==> flow/design.v <==
module Block(clk, en, rst, start, ballx, bally, x, y, hitx, topbotcol, LRcol);
input clk, en, rst, start;
input [9:0] ballx, bally, x, y;
output reg hitx, topbotcol, LRcol;
reg [3:0] S, NS;
parameter
Start = 4'd0,
init = 4'd1,
display = 4'd2,
hit = 4'd3,
tb = 4'd4,
lr = 4'd5;
always@(posedge clk or negedge rst)
begin
    if(rst == 1'b0)
        S <= Start;
    else if(en)
        S <= NS;
end
always@(*)
case(S)
    Start:
        NS = init;
    init:
        NS = display;
    display:
        if((ballx > x && ballx < x + 40 && bally == y) || (ballx > x && ballx < x + 40 && bally == y + 20))
            NS = tb;
        else if((bally > y && bally < y + 20 && (ballx == x || ballx == x + 1)) || (bally > y && bally < y + 20 && (ballx == x + 40 || ballx == x + 39)))
            NS = lr;
		  else
			   NS = display;
	 lr:
		NS = hit;
	 tb:
	   NS = hit;
    hit:
        NS = hit;
    default:
        NS = S;
endcase
always@(posedge clk or negedge rst)
begin
    if(rst == 1'b0)
    begin
        hitx <= 1'b0;
        topbotcol <= 1'b0;
        LRcol <= 1'b0;
    end
    else if(en)
    begin
        case(S)
            init:
				begin
                hitx <= 1'b0;
                topbotcol <= 1'b0;
                LRcol <= 1'b0;
				end
            display:
				begin
					 begin
                    hitx <= 1'b0;
					 end
				end
				tb:
				begin
                   topbotcol <= 1'b1;
                   hitx <= 1'b1;
				end
				lr:
				begin
                   LRcol <= 1'b1;
                   hitx <= 1'b1;
				end
            hit:
				begin
                topbotcol <= 1'b0;
                LRcol <= 1'b0;
                hitx <= 1'd1;
				end
        endcase
    end
end
endmodule
module Ballmove(rst, clk, clk60, start, topbotcol, LRcol, topbotcol2, LRcol2, topbotcol3, LRcol3, topbotcol4, LRcol4, topbotcol5, LRcol5, topbotcol6, LRcol6, topbotcol7, LRcol7, topbotcol8, LRcol8, topbotcol9, LRcol9, topbotcol10, LRcol10, topbotcol11, LRcol11, topbotcol12, LRcol12, topbotcol13, LRcol13, topbotcol14, LRcol14, topbotcol15, LRcol15, topbotcol16, LRcol16, ceilingcol, walcol, padcol, padAng, ballx, bally, L);
input rst, clk, clk60, start,topbotcol, LRcol, topbotcol2, LRcol2, topbotcol3, LRcol3, topbotcol4, LRcol4, topbotcol5, LRcol5, topbotcol6, LRcol6, topbotcol7, LRcol7, topbotcol8, LRcol8, topbotcol9, LRcol9, topbotcol10, LRcol10, topbotcol11, LRcol11, topbotcol12, LRcol12, topbotcol13, LRcol13, topbotcol14, LRcol14, topbotcol15, LRcol15, topbotcol16, LRcol16, padcol, ceilingcol, walcol;
input [2:0] padAng;
output reg [9:0] ballx, bally;
output reg L;
reg [3:0] S, NS;
reg [2:0] movex, movey;
reg UD;
reg [2:0] LR;
parameter
Start = 4'd0,
Startpos = 4'd1,
Startmove = 4'd2,
Move = 4'd3,
SwitchL = 4'd4,
SwitchR = 4'd8,
Switchy = 4'd5,
Padcol = 4'd6,
Done = 4'd7,
Startx = 10'd160,
Starty = 10'd100;
always@(posedge clk or negedge rst)
begin
    if(rst == 1'b0)
        S <= Start;
    else if(clk60)
        S <= NS;
end
always@(*)
begin
    case(S)
        Start:
            NS = Startpos;
        Startpos:
         if(start == 1'b0)
				NS = Startmove;
			else
				NS = Startpos;
		Startmove:
			NS = Move;
		Move:
			if(topbotcol == 1'b1 || topbotcol2 == 1'b1 || topbotcol3 == 1'b1 || topbotcol4 == 1'b1 || topbotcol5 == 1'b1 || topbotcol6 == 1'b1 || topbotcol7 == 1'b1 || topbotcol8 == 1'b1 || topbotcol9 == 1'b1 || topbotcol10 == 1'b1 || topbotcol11 == 1'b1 || topbotcol12 == 1'b1 || topbotcol13 == 1'b1 || topbotcol14 == 1'b1 || topbotcol15 == 1'b1 || topbotcol16 == 1'b1)
				NS = Switchy;
			else
			if(bally == 10'd1)
				NS = Switchy;
			else
			if(ballx == 10'd2)
				NS = SwitchL;
			else
			if(ballx == 10'd1)
				NS = SwitchL;
			else
			if(ballx == 10'd318)
				NS = SwitchR;
			else
			if(ballx == 10'd319)
				NS = SwitchR;
			else
			if(LRcol == 1'b1 || LRcol2 == 1'b1 || LRcol3 == 1'b1 || LRcol4 == 1'b1 || LRcol5 == 1'b1 || LRcol6 == 1'b1 || LRcol7 == 1'b1 || LRcol8 == 1'b1 || LRcol9 == 1'b1 || LRcol10 == 1'b1 || LRcol11 == 1'b1 || LRcol12 == 1'b1 || LRcol13 == 1'b1 || LRcol14 == 1'b1 || LRcol15 == 1'b1 || LRcol16 == 1'b1)
				NS = SwitchL;
			else
			if(padcol == 1'b1)
				NS = Padcol;
			else
			if(bally == 240)
				NS = Done;
			else
				NS = Move;
		Switchy:
			NS = Move;
		SwitchL:
			NS = Move;
		SwitchR:
			NS = Move;
		Padcol:
			NS = Move;
		Done:
			NS = Done;
		default:
			NS = S;
	endcase
end
always@(posedge clk or negedge rst)
begin
	if(rst == 1'b0)
	begin
		ballx <= 10'd160;
		bally <= 10'd100;
		UD <= 1'b0;
		LR <= 3'd0;
		L <= 1'b0;
		movex <= 3'd0;
		movey <= 3'd0;
	end
	else if(clk60)
	begin
		case(S)
			Start: 
			begin
				ballx <= 10'd160;
				bally <= 10'd100;
			end
			Startmove:
			begin
				movex <= 3'd0;
				movey <= 3'd1;
			end
			Move:
			begin
			if(UD == 1'b0 && LR == 3'd0)
			begin
				ballx <= ballx;
				bally <= bally + 1;
			end
			else if(UD == 1'b0 && LR == 3'd1)
			begin
				ballx <= ballx - 1;
				bally <= bally + 1;
			end
			else if(UD == 1'b0 && LR == 3'd2)
			begin
				ballx <= ballx - 2;
				bally <= bally + 1;
			end
			else if(UD == 1'b0 && LR == 3'd3)
			begin
				ballx <= ballx + 1;
				bally <= bally + 1;
			end
			else if(UD == 1'b0 && LR == 3'd4)
			begin
				ballx <= ballx + 2;
				bally <= bally + 1;
			end
			else if(UD == 1'b1 && LR == 3'd0)
			begin
				ballx <= ballx;
				bally <= bally - 1;
			end
			else if(UD == 1'b1 && LR == 3'd1)
			begin
				ballx <= ballx - 1;
				bally <= bally - 1;
			end
			else if(UD == 1'b1 && LR == 3'd2)
			begin
				ballx <= ballx - 2;
				bally <= bally - 1;
			end
			else if(UD == 1'b1 && LR == 3'd3)
			begin
				ballx <= ballx + 1;
				bally <= bally - 1;
			end
			else if(UD == 1'b1 && LR == 3'd4)
			begin
				ballx <= ballx + 2;
				bally <= bally - 1;
			end
			else
			begin
				bally <= ballx;
				bally <= bally;
			end
			end
			Switchy:
			begin
				if(UD == 1'b1)
				begin
					bally <= bally + 2;
					UD <= 1'b0;
				end
				else
				begin
					bally <= bally - 2;
					UD <= 1'b1;
				end
			end
			SwitchL:
			begin
				if(LR == 3'd1)
				begin
					ballx <= ballx + 2;
					LR <= 3'd3;
				end
				else if(LR == 3'd2)
				begin
					ballx <= ballx + 3;
					LR <= 3'd4;
				end
				else
				begin
					LR <= LR;
				end
			end
			SwitchR:
			begin
				if(LR == 3'd3)
				begin
					ballx <= ballx - 2;
					LR <= 3'd1;
				end
				else if(LR == 3'd4)
				begin
					ballx <= ballx - 3;
					LR <= 3'd2;
				end
				else
				begin
					LR <= LR;
				end
			end
			Padcol:
			begin
				bally <= bally - 1;
				UD <= 1'b1;
				case(padAng)
					3'd0:
					begin
						LR <= 3'd2;
					end
					3'd1:
					begin
						LR <= 3'd1;
					end
					3'd2:
					begin
						LR <= 3'd0;
					end
					3'd3:
					begin
						LR <= 3'd3;
					end
					3'd4:
					begin
						LR <= 3'd4;
					end
				endcase
			end
			Done:
			begin
				L <= 1'b1;
			end
		endcase
	end
end
endmodule
module Paddlemove(rst, clk, clk60, L, R, start, ballx, bally, padx, pady, Padcol, PadAng);
input rst, clk, clk60, L, R, start;
input [9:0] ballx, bally;
output reg Padcol;
output reg [2:0] PadAng;
output reg [9:0] padx, pady;
reg [3:0] S,NS;
parameter
PadW = 8'd80,
PadH = 5'd20,
PadStartX = 10'd100,
PadStartY = 10'd200,
ScreenW = 10'd320,
ScreenH = 10'd240,
Start = 4'd0,
Wait = 4'd1,
MoveL = 4'd2,
MoveR = 4'd3;
always@(posedge clk or negedge rst)
begin
    if(rst == 1'b0)
        S <= Start;
    else if(clk60)
        S <= NS;
end
always@(*)
    case(S)
        Start:
            if(start == 1'b0)
                NS = Wait;
            else
                NS = Start;
        Wait:
            if(L == 1'b0)
                NS = MoveL;
            else
            if(R == 1'b0)
                NS = MoveR;
            else
            if(L^~R == 1'b0)
                NS = Wait;
            else
                NS = Wait;
        MoveL:
            if(L == 1'b0)
                NS = MoveL;
            else
                NS = Wait;
        MoveR:
            if(R == 1'b0)
                NS = MoveR;
            else
                NS = Wait;
        default:
            NS = S;
    endcase
always@(posedge clk or negedge rst)
begin
    if(rst == 1'b0)
    begin
        padx <= PadStartX;
        pady <= PadStartY;
        Padcol <= 1'b0;
        PadAng <= 3'd0;
    end
    else if(clk60)
    begin
        case(S)
            Wait:
				begin
                if(ballx > padx && ballx < padx + 17 && bally == pady)
					 begin
                    Padcol <= 1'b1;
                    PadAng <= 3'd0;
					 end
                else
                if(ballx > padx + 16 && ballx < padx + 33 && bally == pady)
					 begin
                    Padcol <= 1'b1;
                    PadAng <= 3'd1;
					 end
                else
                if(ballx > padx + 32 && ballx < padx + 49 && bally == pady)
					 begin
                    Padcol <= 1'b1;
                    PadAng <= 3'd2;
					 end
                else
                if(ballx > padx + 48 && ballx < padx + 65 && bally == pady)
					 begin
                    Padcol <= 1'b1;
                    PadAng <= 3'd3;
					 end
                else
                if(ballx > padx + 64 && ballx < padx + 80 && bally == pady)
					 begin
                    Padcol <= 1'b1;
                    PadAng <= 3'd4;
					 end
                else
					 begin
                    padx <= padx;
                    Padcol <= 1'b0;
					 end
            end
            MoveL:
				begin
                if(ballx > padx && ballx < padx + 17 && bally == pady)
					 begin
                    Padcol <= 1'b1;
                    PadAng <= 3'd0;
					 end
                else
                if(ballx > padx + 16 && ballx < padx + 33 && bally == pady)
					 begin
                    Padcol <= 1'b1;
                    PadAng <= 3'd1;
					 end
                else
                if(ballx > padx + 32 && ballx < padx + 49 && bally == pady)
					 begin
                    Padcol <= 1'b1;
                    PadAng <= 3'd2;
					 end
                else
                if(ballx > padx + 48 && ballx < padx + 65 && bally == pady)
					 begin
                    Padcol <= 1'b1;
                    PadAng <= 3'd3;
					 end
                else
                if(ballx > padx + 64 && ballx < padx + 80 && bally == pady)
					 begin
                    Padcol <= 1'b1;
                    PadAng <= 3'd4;
					 end
                else
                if(padx == 10'd0)
					 begin
                    padx <= padx;
					 end
                else
					 begin
                    padx <= padx - 1;
                    Padcol <= 1'b0;
					 end
				end
            MoveR:
				begin
                if(ballx > padx && ballx < padx + 17 && bally == pady)
					 begin
                    Padcol <= 1'b1;
                    PadAng <= 3'd0;
					 end
                else
                if(ballx > padx + 16 && ballx < padx + 33 && bally == pady)
					 begin
                    Padcol <= 1'b1;
                    PadAng <= 3'd1;
					 end
                else
                if(ballx > padx + 32 && ballx < padx + 49 && bally == pady)
					 begin
                    Padcol <= 1'b1;
                    PadAng <= 3'd2;
					 end
                else
                if(ballx > padx + 48 && ballx < padx + 65 && bally == pady)
					 begin
                    Padcol <= 1'b1;
                    PadAng <= 3'd3;
					 end
                else
                if(ballx > padx + 64 && ballx < padx + 80 && bally == pady)
					 begin
                    Padcol <= 1'b1;
                    PadAng <= 3'd4;
					 end
                else
                if(padx == 10'd240)
					 begin
                    padx <= padx;
					 end
                else
					 begin
                    padx <= padx + 1;
                    Padcol <= 1'b0;
					 end
				end
            endcase
		end
	end
endmodule
module Display(clk, rst, x, y, ballx, bally, paddlex, paddley, block1x, block1y, block2x, block2y, block3x, block3y, block4x, block4y, block5x, block5y, block6x, block6y, block7x, block7y, block8x, block8y, block9x, block9y, block10x, block10y, block11x, block11y, block12x, block12y, block13x, block13y, block14x, block14y, block15x, block15y, block16x, block16y, hit1, hit2, hit3, hit4, hit5, hit6, hit7, hit8, hit9, hit10, hit11, hit12, hit13, hit14, hit15, hit16, start, done, L, W, color);
input clk, rst, start, hit1, hit2, hit3, hit4, hit5, hit6, hit7, hit8, hit9, hit10, hit11, hit12, hit13, hit14, hit15, hit16, done, W, L;
input [9:0] x, y, ballx, bally, paddlex, paddley, block1x, block1y, block2x, block2y, block3x, block3y, block4x, block4y, block5x, block5y, block6x, block6y, block7x, block7y, block8x, block8y, block9x, block9y, block10x, block10y, block11x, block11y, block12x, block12y, block13x, block13y, block14x, block14y, block15x, block15y, block16x, block16y;
output reg [2:0] color;
reg [8:0] shift;
reg [7:0] S, NS;
parameter
Start = 8'd0,
xypos = 8'd1,
black = 8'd2,
colour = 8'd3,
white = 8'd4,
Begin = 8'd5,
Win = 8'd6,
Loss = 8'd7;
always@(posedge clk or negedge rst)
begin
	if(rst == 1'b0)
		S<= Start;
	else 
		S<= NS;
end
always@(*)
begin
case(S)
	Start:
		if(start == 1'b0)
			NS = xypos;
		else
			NS = Start;
	xypos:
		if((x > paddlex && x < paddlex + 80 && y < paddley + 10 && y > paddley) || (x > ballx - 2 && x < ballx + 2 && y > bally - 2 && y < bally + 2) && L == 1'b0 && W == 1'b0)
			NS = black;
		else if(x > block1x && x < block1x + 40 && y > block1y && y < block1y + 20 && hit1 == 1'b0 && L == 1'b0 && W == 1'b0)
			NS = colour;
		else if(x > block2x && x < block2x + 40 && y > block2y && y < block2y + 20 && hit2 == 1'b0 && L == 1'b0 && W == 1'b0)
			NS = colour;
		else if(x > block3x && x < block3x + 40 && y > block3y && y < block3y + 20 && hit3 == 1'b0 && L == 1'b0 && W == 1'b0)
			NS = colour;
		else if(x > block4x && x < block4x + 40 && y > block4y && y < block4y + 20 && hit4 == 1'b0 && L == 1'b0 && W == 1'b0)
			NS = colour;
		else if(x > block5x && x < block5x + 40 && y > block5y && y < block5y + 20 && hit5 == 1'b0 && L == 1'b0 && W == 1'b0)
			NS = colour;
		else if(x > block6x && x < block6x + 40 && y > block6y && y < block6y + 20 && hit6 == 1'b0 && L == 1'b0 && W == 1'b0)
			NS = colour;
		else if(x > block7x && x < block7x + 40 && y > block7y && y < block7y + 20 && hit7 == 1'b0 && L == 1'b0 && W == 1'b0)
			NS = colour;
		else if(x > block8x && x < block8x + 40 && y > block8y && y < block8y + 20 && hit8 == 1'b0 && L == 1'b0 && W == 1'b0)
			NS = colour;
		else if(x > block9x && x < block9x + 40 && y > block9y && y < block9y + 20 && hit9 == 1'b0 && L == 1'b0 && W == 1'b0)
			NS = colour;
		else if(x > block10x && x < block10x + 40 && y > block10y && y < block10y + 20 && hit10 == 1'b0 && L == 1'b0 && W == 1'b0)
			NS = colour;
		else if(x > block11x && x < block11x + 40 && y > block11y && y < block11y + 20 && hit11 == 1'b0 && L == 1'b0 && W == 1'b0)
			NS = colour;
		else if(x > block12x && x < block12x + 40 && y > block12y && y < block12y + 20 && hit12 == 1'b0 && L == 1'b0 && W == 1'b0)
			NS = colour;
		else if(x > block13x && x < block13x + 40 && y > block13y && y < block13y + 20 && hit13 == 1'b0 && L == 1'b0 && W == 1'b0)
			NS = colour;
		else if(x > block14x && x < block14x + 40 && y > block14y && y < block14y + 20 && hit14 == 1'b0 && L == 1'b0 && W == 1'b0)
			NS = colour;
		else if(x > block15x && x < block15x + 40 && y > block15y && y < block15y + 20 && hit15 == 1'b0 && L == 1'b0 && W == 1'b0)
			NS = colour;
		else if(x > block16x && x < block16x + 40 && y > block16y && y < block16y + 20 && hit16 == 1'b0 && L == 1'b0 && W == 1'b0)
			NS = colour;
		else if(L == 1'b1)
			NS = Loss;
		else if(W == 1'b1)
			NS = Win;
		else 
			NS = white;
	black:
		NS = xypos;
	colour:
		NS = xypos;
	white:
		NS = xypos;
	Win:
		NS = xypos;
	Loss:
		NS = xypos;
	default:
		NS = S;
endcase
end
always@(posedge clk or negedge rst)
begin
	if(rst == 1'b0)
	begin
		color <= 3'b111;
	end
	else
	begin
		case (S)
			Start:
			begin
			color <= 3'b000;
			end
			black:
			begin
			color <= 3'b001;
			end
			colour:
			begin
			color <= 3'b010;
			end
			white:
			begin
			color <= 3'b011;
			end
			Win:
			begin
			color <= 3'b100;
			end
			Loss:
			begin
			color <= 3'b101;
			end
			default:
			begin
			color <= 3'b111;
			end
		endcase
	end
end
endmodule
module BreakoutControl(clk_50, strt, rst, L, R, tick, color, pix_x, pix_y, ball_x, ball_y, pad_x, bricks, win, lose);
input clk_50;
input strt, rst, L, R;
input tick;
output [2:0] color;
output [8:0] pix_x;
output [7:0] pix_y;
output [9:0] ball_x;
output [9:0] ball_y;
output [9:0] pad_x;
output [15:0] bricks;
output win, lose;
parameter 
Start = 4'd0,
Play = 4'd1,
Win = 4'd2,
Lose = 4'd3,
block1x = 10'd1,
block1y = 10'd50,
block2x = 10'd41,
block2y = 10'd50,
block3x = 10'd81,
block3y = 10'd50,
block4x = 10'd121,
block4y = 10'd50,
block5x = 10'd161,
block5y = 10'd50,
block6x = 10'd201,
block6y = 10'd50,
block7x = 10'd241,
block7y = 10'd50,
block8x = 10'd281,
block8y = 10'd50,
block9x = 10'd1,
block9y = 10'd19,
block10x = 10'd41,
block10y = 10'd19,
block11x = 10'd81,
block11y = 10'd19,
block12x = 10'd121,
block12y = 10'd19,
block13x = 10'd161,
block13y = 10'd19,
block14x = 10'd201,
block14y = 10'd19,
block15x = 10'd241,
block15y = 10'd19,
block16x = 10'd281,
block16y = 10'd19;
wire [2:0] color;
reg [3:0] S,NS;
reg W, done, start_state, ph25; 
reg [9:0] x, y;
wire [9:0] ballx, bally, padx, pady;
wire [2:0] PadAng;
wire padcol, topbotcol, LRcol, topbotcol2, LRcol2, topbotcol3, LRcol3, topbotcol4, LRcol4, topbotcol5, LRcol5, topbotcol6, LRcol6, topbotcol7, LRcol7, topbotcol8, LRcol8, topbotcol9, LRcol9, topbotcol10, LRcol10, topbotcol11, LRcol11, topbotcol12, LRcol12, topbotcol13, LRcol13, topbotcol14, LRcol14, topbotcol15, LRcol15, topbotcol16, LRcol16, ceilingcol, walcol, Lo;
wire Hit1, Hit2, Hit3, Hit4, Hit5, Hit6, Hit7, Hit8, Hit9, Hit10, Hit11, Hit12, Hit13, Hit14, Hit15, Hit16;
wire clk60;
assign clk60 = tick;
Paddlemove pad(rst, clk_50, clk60, L, R, strt, ballx, bally, padx, pady, padcol, PadAng);
Block blk1(clk_50, clk60, rst, strt, ballx, bally, block1x, block1y, Hit1, topbotcol, LRcol);
Block blk2(clk_50, clk60, rst, strt, ballx, bally, block2x, block2y, Hit2, topbotcol2, LRcol2);
Block blk3(clk_50, clk60, rst, strt, ballx, bally, block3x, block3y, Hit3, topbotcol3, LRcol3);
Block blk4(clk_50, clk60, rst, strt, ballx, bally, block4x, block4y, Hit4, topbotcol4, LRcol4);
Block blk5(clk_50, clk60, rst, strt, ballx, bally, block5x, block5y, Hit5, topbotcol5, LRcol5);
Block blk6(clk_50, clk60, rst, strt, ballx, bally, block6x, block6y, Hit6, topbotcol6, LRcol6);
Block blk7(clk_50, clk60, rst, strt, ballx, bally, block7x, block7y, Hit7, topbotcol7, LRcol7);
Block blk8(clk_50, clk60, rst, strt, ballx, bally, block8x, block8y, Hit8, topbotcol8, LRcol8);
Block blk9(clk_50, clk60, rst, strt, ballx, bally, block9x, block9y, Hit9, topbotcol9, LRcol9);
Block blk10(clk_50, clk60, rst, strt, ballx, bally, block10x, block10y, Hit10, topbotcol10, LRcol10);
Block blk11(clk_50, clk60, rst, strt, ballx, bally, block11x, block11y, Hit11, topbotcol11, LRcol11);
Block blk12(clk_50, clk60, rst, strt, ballx, bally, block12x, block12y, Hit12, topbotcol12, LRcol12);
Block blk13(clk_50, clk60, rst, strt, ballx, bally, block13x, block13y, Hit13, topbotcol13, LRcol13);
Block blk14(clk_50, clk60, rst, strt, ballx, bally, block14x, block14y, Hit14, topbotcol14, LRcol14);
Block blk15(clk_50, clk60, rst, strt, ballx, bally, block15x, block15y, Hit15, topbotcol15, LRcol15);
Block blk16(clk_50, clk60, rst, strt, ballx, bally, block16x, block16y, Hit16, topbotcol16, LRcol16);
Ballmove ball(rst, clk_50, clk60, strt, topbotcol, LRcol, topbotcol2, LRcol2, topbotcol3, LRcol3, topbotcol4, LRcol4, topbotcol5, LRcol5, topbotcol6, LRcol6, topbotcol7, LRcol7, topbotcol8, LRcol8, topbotcol9, LRcol9, topbotcol10, LRcol10, topbotcol11, LRcol11, topbotcol12, LRcol12, topbotcol13, LRcol13, topbotcol14, LRcol14, topbotcol15, LRcol15, topbotcol16, LRcol16, ceilingcol, walcol, padcol, PadAng, ballx, bally, Lo);
Display dis(clk_50, rst, x, y, ballx, bally, padx, pady, block1x, block1y, block2x, block2y, block3x, block3y, block4x, block4y, block5x, block5y, block6x, block6y, block7x, block7y, block8x, block8y, block9x, block9y, block10x, block10y, block11x, block11y, block12x, block12y, block13x, block13y, block14x, block14y, block15x, block15y, block16x, block16y, Hit1, Hit2, Hit3, Hit4, Hit5, Hit6, Hit7, Hit8, Hit9, Hit10, Hit11, Hit12, Hit13, Hit14, Hit15, Hit16, strt, done, Lo, W, color);
assign pix_x = x[8:0];
assign pix_y = y[7:0];
assign ball_x = ballx;
assign ball_y = bally;
assign pad_x = padx;
assign bricks = {Hit16, Hit15, Hit14, Hit13, Hit12, Hit11, Hit10, Hit9, Hit8, Hit7, Hit6, Hit5, Hit4, Hit3, Hit2, Hit1};
assign win = W;
assign lose = Lo;
always @(posedge clk_50 or negedge rst) begin
	if (rst == 1'b0) begin
		ph25 <= 0;
	end else begin
		ph25 <= ~ph25;
	end
end
always @(posedge clk_50 or negedge rst) begin
	if (rst == 1'b0) begin
		x <= 0;
		y <= 0;
	end else if (ph25 == 1'b0) begin
		if (x == 10'd320) begin
			x <= 0;
			if (y == 10'd240) begin
				y <= 0;
			end else begin
				y <= y + 10'd1;
			end
		end else begin
			x <= x + 10'd1;
		end
	end
end
always@(posedge clk_50 or negedge rst)
begin
	if(rst == 1'b0)
		S<= Start;
	else 
		S<= NS;
end
always@(*)
begin
case(S)
	Start:
		if(strt == 1'b0)
			NS = Play;
		else 
			NS = Start;
	Play:
		if(Hit1 == 1'b1 && Hit2 == 1'b1 && Hit3 == 1'b1 && Hit4 == 1'b1 && Hit5 == 1'b1 && Hit6 == 1'b1 && Hit7 == 1'b1 && Hit8 == 1'b1 && Hit9 == 1'b1 && Hit10 == 1'b1 && Hit11 == 1'b1 && Hit12 == 1'b1 && Hit13 == 1'b1 && Hit14 == 1'b1 && Hit15 == 1'b1 && Hit16 == 1'b1)
			NS = Win;
		else 
			if(Lo == 1'b1)
				NS = Lose;
			else
			NS = Play;
	Win:
		NS = Win;
	Lose: 
		NS = Lose;
	default:
		NS = S;
endcase
end
always@(posedge clk_50 or negedge rst)
begin
	if(rst == 1'b0)
	begin 
		done <= 1'b0;
		W <= 1'b0;
		start_state <= 1'b1;
	end
	else 
	begin
		case (S)
			Start:
			begin
				done <= 1'b0;
				W <= 1'b0;
			end
			Win:
			begin
				W <= 1'b1;
			end
		endcase
	end
end
endmodule	
======== Step by step through the tools: BreakoutControl ========
The steps from the RTL of BreakoutControl to its reports follow in flow order.
Line numbers count from 1 in the design file above.
Operators: Yosys type, input widths -> output width; for muxes data width and select width s.
Library cell names are shortened.
Not given: -
inputs
  top module .............................. BreakoutControl
  clock input ............................. clk_50
  library ................................. sky130hd
  timing corner ........................... tt_025C_1v80

======== After elaboration ========
Counts by Yosys on the flattened word-level netlist (proc, flatten, opt, wreduce; memories kept). Register bits leave out memories and registers merged into their read ports (data or address). Print and check cells are left out.
storage and ports
  output and inout port bits .............. 68
  register bits after elaboration ......... 196
operators by class
  reduce/logical cells .................... 508
  muxes and demuxes ....................... 212
  add/subtract/negate cells ............... 23
  magnitude comparators ................... 58
  bitwise operators ....................... 20
  equal/unequal tests ..................... 167
operator list
  kind                   number
  $mux 10                39
  $pmux 4 s4             18
  $logic_and 1x1->1      205
  $gt 10x32->1           6
  $lt 10x32->1           6
  $eq 4x2->1 const B     38
  $eq 4x3->1 const B     36
  $mux 8                 18
  $reduce_and 2->1       69
  $eq 10x8->1 const B    13
  $reduce_bool 2->1      51
  $mux 4                 25
  $pmux 1 s2             50
  $mux 3                 27
  $eq 10x9->1 const B    8
  $reduce_bool 4->1      20
  $pmux 10 s4            2
  $logic_or 1x1->1       79
  $eq 4x1->1 const B     19
  $logic_not 4->1        19
  $eq 10x7->1 const B    7
  $gt 10x8->1 const B    7
  $lt 10x8->1 const B    7
  $reduce_or 2->1        32
  $lt 10x7->1 const B    6
  $reduce_or 3->1        17
  $add 10x1->10 const B  5
  $eq 10x6->1 const B    5
Not listed: further kinds 55, cells in them 154.

======== Longest topological paths ========
Depth = most cells in a row (Yosys ltp): at word level without a register or memory, in the mapped netlist without a sequential cell, where the memories' decode and read muxes count.
logic depth
  depth in word-level cells ............... 25
  ABC_AREA ................................ 0
  gate-level depth with buffers ........... 17

======== Netlist ========
Source: synth_stat.txt of the flow (Yosys; design flattened, memories mapped). It holds for the ABC_AREA given above (unset counts as 0); a run with the other value may have another netlist.
Totals and module areas in this step are rounded.
synthesis totals
  buffers ................................. 136
  flip-flop cells ......................... 235
  cell count .............................. 2,025
  mapped area ............................. 0.01735 mm^2
  sequential part of the area ............. 0.005922 mm^2
cells by type
  cell type  number
  dfrtp_1    202
  ha_1       154
  dfstp_2    33
  o21ai_0    157
  xnor2_1    87
  nand2_1    187
  a21oi_1    122
  nor2_1     159
  inv_1      94
  o21a_1     41
  clkbuf_1   81
  nand3_1    59
  buf_4      34
  mux2_2     20
  nor2b_1    36
  nand4_1    34
  nor3_1     42
  o31ai_1    28
Not listed: further types 65, cells in them 455.
The figures by module come from a second, unflattened synthesis with its own total; it is not the netlist above.
unflattened totals
  cells (unflattened synthesis) ........... 7,654
  area (unflattened synthesis) ............ 0.05975 mm^2
Each row is one instance without its submodules.
modules
  module           instances  seq. area (mm^2)  area (mm^2)  cells
  Block            16         0.0002265         0.001966     255
  Display          1          0.0002552         0.01931      2,493
  Ballmove         1          0.0009096         0.003876     486
  Paddlemove       1          0.0004554         0.003591     432
  BreakoutControl  1          0.0006269         0.001528     163

======== Worst setup path after synthesis ========
OpenSTA on the mapped netlist: ideal clock, no wires. The path of least setup slack (recovery checks aside). Input and output delay are each 20% of the period. Register names are those of the netlist, which keeps one name where synthesis merged equal registers.
timing after synthesis
  path type ............................... flip-flop to flip-flop
  start point ............................. reg ball.bally[1]
  end point ............................... reg dis.S
  delay of the path ....................... 3,764 ps
  setup time .............................. 120 ps
  stages .................................. 16
  clock period ............................ 10,000 ps
  path slack .............................. 6,236 ps
  arrival ................................. 3,644 ps
  buffers on the path ..................... 0
  launch time at the first pin ............ 0 ps
  synthesis period reached ................ 3,764 ps
"delay of the path" = arrival - input delay + setup time.
"stages" counts driving pins, that of a launching flip-flop among them; a cell with two outputs on the path counts twice.
"synthesis period reached" = period - worst setup slack (recovery checks aside). The figure is calculated, with input and output delays left at 20% of the set period.
An end named without its bit number is one bit of that signal or, where synthesis recoded a state register, one of its new flip-flops.
At most two assigning lines are given for a register; there are more.
on the way, after synthesis
  path through ............................ dfrtp_1 -> inv_1 -> ha_1 -> nand2_1 -> or3_1 -> or3_1 -> xor2_1 -> ha_1 -> o21a_1 -> o22ai_1 -> a2111oi_0 -> nand3_1 -> a31o_2 -> a221oi_1 -> a211oi_1 -> and3b_1
RTL lines, path after synthesis
  what                RTL line  text
  start: declaration  88        output reg [9:0] ballx, bally;
  start: assignment   198       bally <= bally + 1;
  start: assignment   203       bally <= bally + 1;
  end: assignment     544       S<= Start;
  end: assignment     546       S<= NS;
  end: declaration    531       reg [7:0] S, NS;
No chain of elaborated cells between the ends is given.

======== Worst path after layout ========
From the final timing report of run 1: the path of least setup slack in the routed layout; clock arrival at registers is part of the times.
The report prints the path's times to 10 ps; the period is as set.
timing post-layout
  path type ............................... flip-flop to flip-flop
  start point ............................. reg ball.ballx[2]
  end point ............................... reg dis.S
  buffers on the path ..................... 1
  stages .................................. 16
  clock period ............................ 6,620 ps
  setup time .............................. 60 ps
  launch time at the first pin ............ 550 ps
  arrival ................................. 5,180 ps
  path slack .............................. 1,920 ps
An end named without its bit number is one bit of that signal or, where synthesis recoded a state register, one of its new flip-flops.
At most two assigning lines are given for a register; there are more.
on the way, post-layout
  path through ............................ dfrtp_1 -> buf_4 -> inv_1 -> ha_1 -> nor3b_1 -> nand2_1 -> xnor2_1 -> ha_1 -> o21a_1 -> o22ai_1 -> a2111oi_0 -> nand3_1 -> a31o_2 -> a221oi_1 -> a211oi_1 -> and3b_1
RTL lines, path post-layout
  what                RTL line  text
  start: declaration  88        output reg [9:0] ballx, bally;
  start: assignment   197       ballx <= ballx;
  start: assignment   202       ballx <= ballx - 1;
  end: assignment     544       S<= Start;
  end: assignment     546       S<= NS;
  end: declaration    531       reg [7:0] S, NS;
No chain of elaborated cells between the ends is given.

Data sheet: physical implementation of BreakoutControl

Measured data: module BreakoutControl, platform sky130hd, 3 stored runs of the flow under differing settings, order arbitrary. Input and output delays are each 20% of the period that was set; the output load is 0.01 pF.
"period achieved": clock period set for the run, less the worst setup slack. It is reckoned from that one timing run; input and output delays stay at 20% of the period that was set.
"time on the worst setup path" = time allowed to the worst setup path (clock period - input delay - output delay, where it has them) - its slack; a late launch clock adds to it, a late capture clock takes from it.
"total power after layout" is the tool's figure for a default switching activity; nothing was simulated.
"time on the worst setup path" is given in steps of 10 ps.
Values from the reports are rounded here.

======== run 1 ========
==> flow/run.sh <==
#!/bin/bash
# the make line also repeats the synthesis and layout settings of config.mk as NAME=value (left out here)
make -C /OpenROAD-flow-scripts/flow DESIGN_CONFIG=/design/flow/config.mk WORK_HOME=/design/flow/orfs CLKGATE_MAP_FILE= finish
==> flow/config.mk <==
export PLATFORM = sky130hd
export DESIGN_NAME = BreakoutControl
export DESIGN_NICKNAME = BreakoutControl
export VERILOG_FILES = /design/flow/design.v
export SDC_FILE = /design/flow/constraint.sdc
export NUM_CORES = 4
export LEC_CHECK = 0
export ABC_AREA = 0
export CAP_MARGIN = 20
export CORE_MARGIN = 2
export CORE_UTILIZATION = 61
export CTS_CLUSTER_DIAMETER = 325
export CTS_CLUSTER_SIZE = 66
export MAX_ROUTING_LAYER = met4
export SLEW_MARGIN = 15
==> flow/constraint.sdc <==
create_clock -name core_clock -period 6.62 [get_ports {clk_50}]
set_input_delay 1.3240 -clock core_clock [delete_from_list [all_inputs] [get_ports {clk_50}]]
set_output_delay 1.3240 -clock core_clock [all_outputs]
set_load 0.01 [all_outputs]

-------- measured, run 1 --------
  setup total negative slack .............. 0 ps
  synthesized cell area ................... 0.01735 mm^2
  time on the worst setup path ............ 4,700 ps
  kind of the worst setup path ............ flip-flop to flip-flop
  standard-cell area of the final layout .. 0.01823 mm^2
  die footprint ........................... 0.0298 mm^2
  worst slack on setup checks ............. 1,925 ps
  total power after layout ................ 5,953 uW
  utilization after layout ................ 0.654
  period achieved ......................... 4,695 ps

======== run 2 ========
==> flow/run.sh <==
#!/bin/bash
# the make line also repeats the synthesis and layout settings of config.mk as NAME=value (left out here)
make -C /OpenROAD-flow-scripts/flow DESIGN_CONFIG=/design/flow/config.mk WORK_HOME=/design/flow/orfs CLKGATE_MAP_FILE= finish
==> flow/config.mk <==
export PLATFORM = sky130hd
export DESIGN_NAME = BreakoutControl
export DESIGN_NICKNAME = BreakoutControl
export VERILOG_FILES = /design/flow/design.v
export SDC_FILE = /design/flow/constraint.sdc
export NUM_CORES = 4
export LEC_CHECK = 0
export CAP_MARGIN = 20
export CORE_MARGIN = 2
export CORE_UTILIZATION = 40
export SLEW_MARGIN = 20
==> flow/constraint.sdc <==
create_clock -name core_clock -period 3.8 [get_ports {clk_50}]
set_input_delay 0.7600 -clock core_clock [delete_from_list [all_inputs] [get_ports {clk_50}]]
set_output_delay 0.7600 -clock core_clock [all_outputs]
set_load 0.01 [all_outputs]

-------- measured, run 2 --------
  setup total negative slack .............. 0 ps
  synthesized cell area ................... 0.01735 mm^2
  time on the worst setup path ............ 3,580 ps
  kind of the worst setup path ............ flip-flop to flip-flop
  standard-cell area of the final layout .. 0.02021 mm^2
  die footprint ........................... 0.04505 mm^2
  worst slack on setup checks ............. 217 ps
  total power after layout ................ 12,840 uW
  utilization after layout ................ 0.47
  period achieved ......................... 3,583 ps

======== run 3 ========
==> flow/run.sh <==
#!/bin/bash
# the make line also repeats the synthesis and layout settings of config.mk as NAME=value (left out here)
make -C /OpenROAD-flow-scripts/flow DESIGN_CONFIG=/design/flow/config.mk WORK_HOME=/design/flow/orfs CLKGATE_MAP_FILE= finish
==> flow/config.mk <==
export PLATFORM = sky130hd
export DESIGN_NAME = BreakoutControl
export DESIGN_NICKNAME = BreakoutControl
export VERILOG_FILES = /design/flow/design.v
export SDC_FILE = /design/flow/constraint.sdc
export NUM_CORES = 4
export LEC_CHECK = 0
export CAP_MARGIN = 20
export CORE_MARGIN = 2
export CORE_UTILIZATION = 54
export SLEW_MARGIN = 20
==> flow/constraint.sdc <==
create_clock -name core_clock -period 4.75 [get_ports {clk_50}]
set_input_delay 0.9500 -clock core_clock [delete_from_list [all_inputs] [get_ports {clk_50}]]
set_output_delay 0.9500 -clock core_clock [all_outputs]
set_load 0.01 [all_outputs]

-------- measured, run 3 --------
  setup total negative slack .............. 0 ps
  synthesized cell area ................... 0.01735 mm^2
  time on the worst setup path ............ 4,410 ps
  kind of the worst setup path ............ flip-flop to flip-flop
  standard-cell area of the final layout .. 0.01924 mm^2
  die footprint ........................... 0.03357 mm^2
  worst slack on setup checks ............. 336 ps
  total power after layout ................ 9,704 uW
  utilization after layout ................ 0.61
  period achieved ......................... 4,414 ps
